==> flow/design.v <==
`timescale 1ns / 1ps
module mult_gen_0(
    CLK,
    A,
    B,
    P
);
input              CLK;
input      [7:0]   A;
input      [7:0]   B;
output     [7:0]   P;
reg [7:0]  a_reg;
reg [7:0]  b_reg;
reg [7:0]  p_reg0;
reg [7:0]  p_reg1;
assign P = p_reg1;
always @(posedge CLK) begin
    a_reg  <= A;
    b_reg  <= B;
    p_reg0 <= a_reg * b_reg;
    p_reg1 <= p_reg0;
end
endmodule
`timescale 1ns / 1ps
module pe(
clk, 
rst,
in_data, 
in_weight, 
in_psum,
in_data_update, 
in_weight_update, 
in_psum_update,
out_psum, 
out_psum_vld
    );
parameter WIDTH             = 8;
parameter PIPELINE_STAGE    = 3;
input                               clk;
input                               rst;
input   [WIDTH - 1 : 0]             in_data;
input   [WIDTH - 1 : 0]             in_weight;
input   [WIDTH - 1 : 0]         in_psum;
input                               in_data_update;
input                               in_weight_update;
input                               in_psum_update;
output  [WIDTH - 1 : 0]         out_psum;
output                              out_psum_vld;
reg     [WIDTH - 1 : 0]             in_data_reg;
reg     [WIDTH - 1 : 0]             in_weight_reg;
reg     [WIDTH - 1 : 0]             in_psum_reg;
wire                                in_update;
wire    [WIDTH - 1 : 0]         out_mult;
reg     [WIDTH - 1 : 0]         in_psum_pipeline        [0 : PIPELINE_STAGE - 1];
reg                                 out_psum_vld_pipeline   [0 : PIPELINE_STAGE];
integer i;
mult_gen_0 mult_unit (
  .CLK(clk),   
  .A(in_data_reg),       
  .B(in_weight_reg),       
  .P(out_mult)       
);
assign in_update = (in_data_update | in_weight_update | in_psum_update);
assign out_psum = in_psum_pipeline[PIPELINE_STAGE-1] + out_mult;
assign out_psum_vld = out_psum_vld_pipeline[PIPELINE_STAGE];
always @(posedge clk) begin
    if(rst) begin
        in_data_reg <= 0;
        in_weight_reg <= 0;
        in_psum_reg <= 0;
    end
    else begin
        if(in_data_update) begin
            in_data_reg <= in_data;
        end
        if(in_weight_update) begin
            in_weight_reg <= in_weight;
        end
        if(in_psum_update) begin
            in_psum_reg <= in_psum;
        end
    end
end
always @(posedge clk) begin
    if(rst) begin
        for(i = 0; i <= PIPELINE_STAGE; i = i + 1) begin: zero_init_out_psum_vld
            out_psum_vld_pipeline[i] <= 0;
        end 
    end
    else begin
        out_psum_vld_pipeline[0] <= in_update;
        for(i = 0; i < PIPELINE_STAGE; i = i + 1) begin: pipeline_stage_out_psum_vld
            out_psum_vld_pipeline[i+1] <= out_psum_vld_pipeline[i];
        end 
    end
end
always @(posedge clk) begin
    if(rst) begin
        for(i = 0; i <= PIPELINE_STAGE - 1; i = i + 1) begin: zero_init_in_psum
            in_psum_pipeline[i] <= 0;
        end 
    end
    else begin
        in_psum_pipeline[0] <= in_psum_reg;
        for(i = 0; i < PIPELINE_STAGE - 1; i = i + 1) begin: pipeline_stage_in_psum
            in_psum_pipeline[i+1] <= in_psum_pipeline[i];
        end 
    end
end
endmodule
`timescale 1ns / 1ps
module pmul(
clk,rst,
in_update,
in_data2,
in_data1,
in_data0,
in_weight2,
in_weight1,
in_weight0,
psum,
psum_vld
    );
    parameter WIDTH = 8;
    input clk;
    input rst;
    input [WIDTH-1:0] in_data2;
    input [WIDTH-1:0] in_data1;
    input [WIDTH-1:0] in_data0;
    input [WIDTH-1:0] in_weight2;
    input [WIDTH-1:0] in_weight1;
    input [WIDTH-1:0] in_weight0;
    input wire        in_update;
    output [WIDTH-1:0]psum;
    output            psum_vld;
    wire [2:0] out_psum_vld;
    wire [WIDTH-1:0] out_psum [0:2];
    assign psum = out_psum[2] + out_psum[1] + out_psum[0];
    assign psum_vld = (out_psum_vld == 3'b111);
    pe pe2( .clk(clk), .rst(rst), 
            .in_data(in_data2), .in_weight(in_weight2), .in_psum(0), 
            .in_data_update(in_update), .in_weight_update(in_update), .in_psum_update(in_update), 
            .out_psum(out_psum[2]), .out_psum_vld(out_psum_vld[2]));
    pe pe1( .clk(clk), .rst(rst), 
            .in_data(in_data1), .in_weight(in_weight1), .in_psum(0), 
            .in_data_update(in_update), .in_weight_update(in_update), .in_psum_update(in_update), 
            .out_psum(out_psum[1]), .out_psum_vld(out_psum_vld[1]));
    pe pe0( .clk(clk), .rst(rst), 
            .in_data(in_data0), .in_weight(in_weight0), .in_psum(0), 
            .in_data_update(in_update), .in_weight_update(in_update), .in_psum_update(in_update), 
            .out_psum(out_psum[0]), .out_psum_vld(out_psum_vld[0]));
endmodule
`timescale 1ns / 1ps
module pcore(
    clk,rst,
    in_update,  
    activate2,
    activate1,
    activate0,
    weight2,
    weight1,
    weight0,
    out_psum,
    out_psum_vld
    );
    parameter WIDTH = 8;
    input wire                      clk,rst,in_update;
    input  wire [3*WIDTH-1:0]       activate2;
    input  wire [3*WIDTH-1:0]       activate1;
    input  wire [3*WIDTH-1:0]       activate0;
    input  wire [3*WIDTH-1:0]       weight2;
    input  wire [3*WIDTH-1:0]       weight1;
    input  wire [3*WIDTH-1:0]       weight0;
    output wire [WIDTH-1:0]         out_psum;
    output wire                     out_psum_vld;
    wire        [WIDTH-1:0]         psum[0:2];
    wire        [2:0]               psum_vld;
    assign out_psum = psum[2] + psum[1] + psum[0];
    assign out_psum_vld = psum_vld[2] & psum_vld[1] & psum_vld[0];
    pmul #(.WIDTH(WIDTH))p2(.clk(clk), .rst(rst), 
         .in_update(in_update), 
         .in_data2(activate2[3*WIDTH-1:2*WIDTH]), .in_data1(activate2[2*WIDTH-1:1*WIDTH]), .in_data0(activate2[1*WIDTH-1:0]), 
         .in_weight2(weight2[3*WIDTH-1:2*WIDTH]), .in_weight1(weight2[2*WIDTH-1:1*WIDTH]), .in_weight0(weight2[1*WIDTH-1:0]), 
         .psum(psum[2]), .psum_vld(psum_vld[2]));
    pmul #(.WIDTH(WIDTH))p1(.clk(clk), .rst(rst), 
         .in_update(in_update), 
         .in_data2(activate1[3*WIDTH-1:2*WIDTH]), .in_data1(activate1[2*WIDTH-1:1*WIDTH]), .in_data0(activate1[1*WIDTH-1:0]), 
         .in_weight2(weight1[3*WIDTH-1:2*WIDTH]), .in_weight1(weight1[2*WIDTH-1:1*WIDTH]), .in_weight0(weight1[1*WIDTH-1:0]), 
         .psum(psum[1]), .psum_vld(psum_vld[1]));
    pmul #(.WIDTH(WIDTH))p0(.clk(clk), .rst(rst), 
         .in_update(in_update), 
         .in_data2(activate0[3*WIDTH-1:2*WIDTH]), .in_data1(activate0[2*WIDTH-1:1*WIDTH]), .in_data0(activate0[1*WIDTH-1:0]), 
         .in_weight2(weight0[3*WIDTH-1:2*WIDTH]), .in_weight1(weight0[2*WIDTH-1:1*WIDTH]), .in_weight0(weight0[1*WIDTH-1:0]), 
         .psum(psum[0]), .psum_vld(psum_vld[0]));
endmodule
`timescale 1ns / 1ps
module computing_core(
clk,rst,
load_done,
activate0,
activate1,
activate2,
weight0,
weight1,
weight2,
weight3,
out_psum0,
out_psum1,
out_psum2,
out_psum3,
out_psum_vld
    );
    parameter WIDTH = 8;
    input  wire                 clk,rst,load_done;
    input  wire  [9*WIDTH-1:0]   weight0,weight1,weight2,weight3;
    input  wire [3*WIDTH-1:0]   activate0;
    input  wire [3*WIDTH-1:0]   activate1;
    input  wire [3*WIDTH-1:0]   activate2;
    output wire [WIDTH-1:0]     out_psum0;
    output wire [WIDTH-1:0]     out_psum1;
    output wire [WIDTH-1:0]     out_psum2;
    output wire [WIDTH-1:0]     out_psum3;
    output wire                 out_psum_vld;
    wire [3:0]      psum_vld;
    assign out_psum_vld = psum_vld[0] & psum_vld[1] & psum_vld[2] & psum_vld[3];
    pcore #(.WIDTH(WIDTH))p0(.clk(clk), .rst(rst), .in_update(load_done),
            .activate2(activate0),
            .activate1(activate1),
            .activate0(activate2),
            .weight2({weight0[64+:8], weight0[56+:8], weight0[48+:8]}),
            .weight1({weight0[40+:8], weight0[32+:8], weight0[24+:8]}),
            .weight0({weight0[16+:8], weight0[8+:8],  weight0[0+:8]}),
            .out_psum(out_psum0), .out_psum_vld(psum_vld[0]));
    pcore #(.WIDTH(WIDTH))p1(.clk(clk), .rst(rst), .in_update(load_done),
            .activate2(activate0),
            .activate1(activate1),
            .activate0(activate2),
            .weight2({weight1[64+:8], weight1[56+:8], weight1[48+:8]}),
            .weight1({weight1[40+:8], weight1[32+:8], weight1[24+:8]}),
            .weight0({weight1[16+:8], weight1[8+:8] , weight1[0+:8]}),
            .out_psum(out_psum1), .out_psum_vld(psum_vld[1]));
    pcore #(.WIDTH(WIDTH))p2(.clk(clk), .rst(rst), .in_update(load_done),
            .activate2(activate0),
            .activate1(activate1),
            .activate0(activate2),
            .weight2({weight2[64+:8], weight2[56+:8], weight2[48+:8]}),
            .weight1({weight2[40+:8], weight2[32+:8], weight2[24+:8]}),
            .weight0({weight2[16+:8], weight2[8+:8] , weight2[0+:8]}),
            .out_psum(out_psum2), .out_psum_vld(psum_vld[2]));
    pcore #(.WIDTH(WIDTH))p3(.clk(clk), .rst(rst), .in_update(load_done),
            .activate2(activate0),
            .activate1(activate1),
            .activate0(activate2),
            .weight2({weight3[64+:8], weight3[56+:8], weight3[48+:8]}),
            .weight1({weight3[40+:8], weight3[32+:8], weight3[24+:8]}),
            .weight0({weight3[16+:8], weight3[8+:8] , weight3[0+:8]}),
            .out_psum(out_psum3), .out_psum_vld(psum_vld[3]));
endmodule
# From RTL to reports: computing_core

Each step is given for the RTL above and for the edited RTL.
"original" refers to lines of the RTL above, "edited" to lines of the edited file.
"difference" is "edited" less "original", of the values as shown; "rel. change" is that difference over "original", in percent.
Cell names lack the library's common part.
The mark n/a stands for no value.

Top: computing_core
Clock port: clk
Library: sky130hd
Corner: tt_025C_1v80

# The edit

The edit as a unified diff against the file above.
This change comes from a script, not from a designer. The edited design behaves differently; no optimisation was intended.

```diff
@@ -136,5 +136,5 @@
     wire [2:0] out_psum_vld;
     wire [WIDTH-1:0] out_psum [0:2];
-    assign psum = out_psum[2] + out_psum[1] + out_psum[0];
+    assign psum = out_psum[2] - out_psum[1] + out_psum[0];
     assign psum_vld = (out_psum_vld == 3'b111);
     pe pe2( .clk(clk), .rst(rst), 
```

# Elaborated design

Source: Yosys, flattened and elaborated. Widths are those after wreduce; folded enables and synchronous resets count as part of the registers. Registers that Yosys merges into a memory's read port (data or address) are not register bits. Print and check cells do not count. Equal cells are merged and count once.

Word-level totals:

| item                | original | edited | difference | rel. change (%) |
| elaborated cells    | 235      | 235    | 0          | 0.00 |
| bits of input ports | 363      | 363    | 0          | 0.00 |
| bits in registers   | 1,300    | 1,300  | 0          | 0.00 |

Operators by class:

| item                          | original | edited | difference | rel. change (%) |
| equality and inequality tests | 1        | 1      | 0          | 0.00 |
| add/sub/neg operators         | 32       | 32     | 0          | 0.00 |
| $mul                          | 36       | 36     | 0          | 0.00 |

Operator list:

| cell             | original | edited | difference | rel. change (%) |
| adder 8 bit      | 32       | 20     | -12        | -37.50 |
| subtractor 8 bit | 0        | 12     | +12        | n/a |

Unchanged operator kinds not shown: 2.

# Logic depth

Depth = most cells in a row (Yosys ltp): at word level without a register or memory, in the mapped netlist without a sequential cell, where the memories' decode and read muxes count.

Logic depth:

| item                         | original | edited | difference | rel. change (%) |
| depth in word-level cells    | 4        | 4      | 0          | 0.00 |
| ABC_AREA                     | 0        | 0      | n/a        | n/a |
| mapped depth                 | 16       | 16     | 0          | 0.00 |
| depth with buffers taken out | 15       | 16     | +1         | +6.67 |

# Synthesis result

The flow's flattened synthesis, as Yosys stat reports it; memories are mapped. The netlist is that of the ABC_AREA named above (0 if unset); the other value can give another one.

Mapped netlist:

| item                               | original | edited   | difference | rel. change (%) |
| standard cells after synthesis     | 6,579    | 6,568    | -11        | -0.17 |
| chip area (Yosys) (um^2)           | 69,361.5 | 69,315.2 | -46.3      | -0.07 |
| sequential part of the area (um^2) | 26,025.0 | 26,025.0 | 0.0        | 0.00 |
| flip-flops                         | 1,300    | 1,300    | 0          | 0.00 |

Cells by type:

| type     | original | edited | difference | rel. change (%) |
| and2_1   | 810      | 765    | -45        | -5.56 |
| nand2_1  | 480      | 519    | +39        | +8.12 |
| inv_1    | 1,029    | 1,005  | -24        | -2.33 |
| xnor2_1  | 581      | 561    | -20        | -3.44 |
| buf_2    | 23       | 41     | +18        | +78.26 |
| xor2_1   | 64       | 79     | +15        | +23.44 |
| buf_4    | 40       | 32     | -8         | -20.00 |
| xnor2_2  | 7        | 12     | +5         | +71.43 |
| nand2_2  | 6        | 11     | +5         | +83.33 |
| fa_1     | 612      | 616    | +4         | +0.65 |
| clkbuf_1 | 121      | 119    | -2         | -1.65 |
| buf_1    | 0        | 2      | +2         | n/a |
| buf_6    | 4        | 3      | -1         | -25.00 |
| nand2_4  | 0        | 1      | +1         | n/a |

Unchanged cell types not shown: 8.
By module: a second synthesis without flattening, with its own total; a netlist apart from the flattened one above.

Unflattened totals:

| item                                | original  | edited    | difference | rel. change (%) |
| cells (unflattened synthesis)       | 11,997    | 12,237    | +240       | +2.00 |
| area (unflattened synthesis) (um^2) | 130,163.6 | 131,289.7 | +1,126.1   | +0.87 |

Rows give one instance, submodules left out.

By module, original:

| module          | area (um^2) | seq. area (um^2) | times used | cells |
| pe              | 1,893.1     | 1,041.0          | 36         | 178 |
| mult_gen_0      | 1,526.5     | 640.6            | 36         | 134 |
| pmul (WIDTH=8)  | 441.7       | 0.0              | 12         | 48 |
| pcore (WIDTH=8) | 437.9       | 0.0              | 4          | 47 |
| computing_core  | 8.8         | 0.0              | 1          | 1 |

By module, edited:

| module          | area (um^2) | seq. area (um^2) | times used | cells |
| pe              | 1,893.1     | 1,041.0          | 36         | 178 |
| mult_gen_0      | 1,526.5     | 640.6            | 36         | 134 |
| pmul (WIDTH=8)  | 535.5       | 0.0              | 12         | 68 |
| pcore (WIDTH=8) | 437.9       | 0.0              | 4          | 47 |
| computing_core  | 8.8         | 0.0              | 1          | 1 |

# Timing after synthesis

Source: OpenSTA report_checks on the synthesized netlist (no wires, ideal clock, input and output delay 20% of the period each), path of least setup slack; recovery checks are left aside. Register names are those of the netlist, which keeps one name where synthesis merged equal registers.

Timing path after synthesis:

| item                              | original                               | edited                                 | difference | rel. change (%) |
| kind                              | reg2out                                | reg2out                                | n/a        | n/a |
| start                             | register p3.p2.pe0.mult_unit.p_reg1[2] | register p2.p0.pe0.mult_unit.p_reg1[1] | n/a        | n/a |
| end                               | output out_psum3[6]                    | output out_psum2[6]                    | n/a        | n/a |
| delay of the path (ns)            | 3.485                                  | 3.495                                  | +0.010     | +0.29 |
| launch time at the first pin (ns) | 0.000                                  | 0.000                                  | 0.000      | n/a |
| path slack (ns)                   | 1.715                                  | 1.705                                  | -0.010     | n/a |
| arrival time (ns)                 | 3.485                                  | 3.495                                  | +0.010     | +0.29 |
| external output delay (ns)        | 1.300                                  | 1.300                                  | 0.000      | 0.00 |
| period (ns)                       | 6.5                                    | 6.5                                    | 0.0        | 0.00 |
| driving pins on the path          | 13                                     | 15                                     | +2         | +15.38 |
| synthesis period reached (ns)     | 4.785                                  | 4.795                                  | +0.010     | +0.21 |

"delay of the path" = arrival - input delay + setup time.
A path that ends at an output port has no setup time.
"driving pins on the path" counts driving pins, that of a launching flip-flop among them; a cell with two outputs on the path counts twice.
"synthesis period reached" is the clock period less the worst setup slack; recovery checks do not enter. This is arithmetic on one report: input and output delays are still those of the set period (20% each).
Between the ends stands the longest chain of elaborated cells between them, by number of cells; it is not shown to be the way that was timed. Of several equally long chains one is given.
A line is the first line of the expression or statement that the cell stems from. Yosys adds cells for indexed reads and writes and turns some case tables into memories.

On the way, after synthesis, original:
Cells stage by stage: dfxtp_1 fa_1 fa_1 fa_1 inv_1 fa_1 inv_1 ha_1 fa_1 a21oi_1 nor2_1 nor2_1 xnor2_1
Length of the longest elaborated chain: 3
Elaborated cells between the ends (all ways): 3
RTL lines with such cells: 2
Those cells by class: 3 x add/sub

Ends and longest elaborated chain, after synthesis, original:

| item                     | line | text |
| from (decl)              | 15   | `reg [7:0]  p_reg1;` |
| from (assign)            | 21   | `p_reg1 <= p_reg0;` |
| adder 8 bit              | 138  | `assign psum = out_psum[2] + out_psum[1] + out_psum[0];` |
| adder 8 bit (2 in a row) | 178  | `assign out_psum = psum[2] + psum[1] + psum[0];` |
| to (decl)                | 222  | `output wire [WIDTH-1:0]     out_psum3;` |

On the way, after synthesis, edited:
Cells stage by stage: dfxtp_1 inv_1 fa_1 inv_1 fa_1 inv_1 fa_1 fa_1 inv_1 ha_1 fa_1 a21oi_1 nor2_1 nor2_1 xnor2_1
Length of the longest elaborated chain: 2
Elaborated cells between the ends (all ways): 2
RTL lines with such cells: 2
Those cells by class: 2 x add/sub

Ends and longest elaborated chain, after synthesis, edited:

| item          | line | text |
| from (decl)   | 15   | `reg [7:0]  p_reg1;` |
| from (assign) | 21   | `p_reg1 <= p_reg0;` |
| adder 8 bit   | 138  | `assign psum = out_psum[2] - out_psum[1] + out_psum[0];` |
| adder 8 bit   | 178  | `assign out_psum = psum[2] + psum[1] + psum[0];` |
| to (decl)     | 221  | `output wire [WIDTH-1:0]     out_psum2;` |

# Timing after layout

From the final timing report of each run of pair 1: the path of least setup slack in the routed layout; clock arrival at registers is part of the times.

Timing path after layout:

| item                              | original                               | edited                                 | difference | rel. change (%) |
| kind                              | reg2out                                | reg2out                                | n/a        | n/a |
| start                             | register p2.p0.pe0.mult_unit.p_reg1[2] | register p2.p0.pe0.mult_unit.p_reg1[1] | n/a        | n/a |
| end                               | output out_psum2[4]                    | output out_psum2[4]                    | n/a        | n/a |
| arrival time (ns)                 | 4.93                                   | 4.98                                   | +0.05      | +1.01 |
| period (ns)                       | 6.5                                    | 6.5                                    | 0.0        | 0.00 |
| external output delay (ns)        | 1.30                                   | 1.30                                   | 0.00       | 0.00 |
| path slack (ns)                   | 0.27                                   | 0.22                                   | -0.05      | n/a |
| launch time at the first pin (ns) | 0.77                                   | 0.79                                   | +0.02      | +2.60 |
| driving pins on the path          | 14                                     | 13                                     | -1         | -7.14 |

Between the ends stands the longest chain of elaborated cells between them, by number of cells; it is not shown to be the way that was timed. Of several equally long chains one is given.

On the way, after layout, original:
Cells stage by stage: dfxtp_1 inv_1 fa_1 inv_1 fa_1 fa_1 inv_1 fa_1 inv_1 ha_1 inv_1 fa_1 xnor2_1 clkdlybuf4s50_1
Length of the longest elaborated chain: 2
Elaborated cells between the ends (all ways): 2
RTL lines with such cells: 2
Those cells by class: 2 x add/sub

Ends and longest elaborated chain, after layout, original:

| item          | line | text |
| from (decl)   | 15   | `reg [7:0]  p_reg1;` |
| from (assign) | 21   | `p_reg1 <= p_reg0;` |
| adder 8 bit   | 138  | `assign psum = out_psum[2] + out_psum[1] + out_psum[0];` |
| adder 8 bit   | 178  | `assign out_psum = psum[2] + psum[1] + psum[0];` |
| to (decl)     | 221  | `output wire [WIDTH-1:0]     out_psum2;` |

On the way, after layout, edited:
Cells stage by stage: dfxtp_1 inv_1 fa_1 inv_1 fa_1 inv_1 fa_1 fa_1 inv_1 ha_1 fa_1 xor2_1 clkdlybuf4s50_1
Length of the longest elaborated chain: 2
Elaborated cells between the ends (all ways): 2
RTL lines with such cells: 2
Those cells by class: 2 x add/sub

Ends and longest elaborated chain, after layout, edited:

| item          | line | text |
| from (decl)   | 15   | `reg [7:0]  p_reg1;` |
| from (assign) | 21   | `p_reg1 <= p_reg0;` |
| adder 8 bit   | 138  | `assign psum = out_psum[2] - out_psum[1] + out_psum[0];` |
| adder 8 bit   | 178  | `assign out_psum = psum[2] + psum[1] + psum[0];` |
| to (decl)     | 221  | `output wire [WIDTH-1:0]     out_psum2;` |

# Layout results

Both versions went through the flow (Yosys, OpenROAD) with the same settings in each pair. Constraints: input delay and output delay 20% of the set period each, output load 0.01 pF.

Flow settings, pair 1:
CORE_UTILIZATION: 40
period_ns: 6.5
CAP_MARGIN: 20
CORE_MARGIN: 2
SLEW_MARGIN: 20

Measured results, pair 1:

| item                                          | original  | edited    | difference | rel. change (%) |
| total power of the final layout (mW)          | 22.986    | 24.632    | +1.646     | +7.16 |
| smallest setup slack (ns)                     | 0.271     | 0.225     | -0.046     | n/a |
| standard-cell area of the final layout (um^2) | 80,721.2  | 80,324.5  | -396.7     | -0.49 |
| achieved period (ns)                          | 6.229     | 6.275     | +0.046     | +0.74 |
| final utilization                             | 0.47      | 0.467     | -0.003     | n/a |
| total negative slack (ns)                     | 0.000     | 0.000     | 0.000      | n/a |
| die area (um^2)                               | 176,749.0 | 176,635.0 | -114.0     | -0.06 |
| netlist area reported by Yosys (um^2)         | 69,361.5  | 69,315.2  | -46.3      | -0.07 |
| worst hold slack (ns)                         | 0.312     | 0.318     | +0.006     | n/a |

Flow settings, pair 2:
ABC_AREA: 1
CAP_MARGIN: 0
CORE_MARGIN: 3
CORE_UTILIZATION: 16
GPL_TIMING_DRIVEN: 0
MAX_ROUTING_LAYER: met5
PLACE_DENSITY_LB_ADDON: 0.23
SETUP_SLACK_MARGIN: 1.69
SLEW_MARGIN: 35
period_ns: 6.71

Measured results, pair 2:

| item                                          | original  | edited    | difference | rel. change (%) |
| total power of the final layout (mW)          | 23.241    | 26.821    | +3.580     | +15.40 |
| smallest setup slack (ns)                     | 0.477     | 0.410     | -0.067     | n/a |
| standard-cell area of the final layout (um^2) | 92,397.4  | 92,204.7  | -192.7     | -0.21 |
| achieved period (ns)                          | 6.233     | 6.300     | +0.067     | +1.07 |
| final utilization                             | 0.201     | 0.202     | +0.001     | n/a |
| total negative slack (ns)                     | 0.000     | 0.000     | 0.000      | n/a |
| die area (um^2)                               | 471,214.0 | 467,904.0 | -3,310.0   | -0.70 |
| netlist area reported by Yosys (um^2)         | 74,082.3  | 73,556.8  | -525.5     | -0.71 |
| worst hold slack (ns)                         | 0.285     | 0.282     | -0.003     | n/a |

"achieved period" = clock period - worst setup slack. The figure is calculated, with input and output delays left at 20% of the set period.
"total power of the final layout": no workload was simulated; the value follows from the tool's default switching activity.
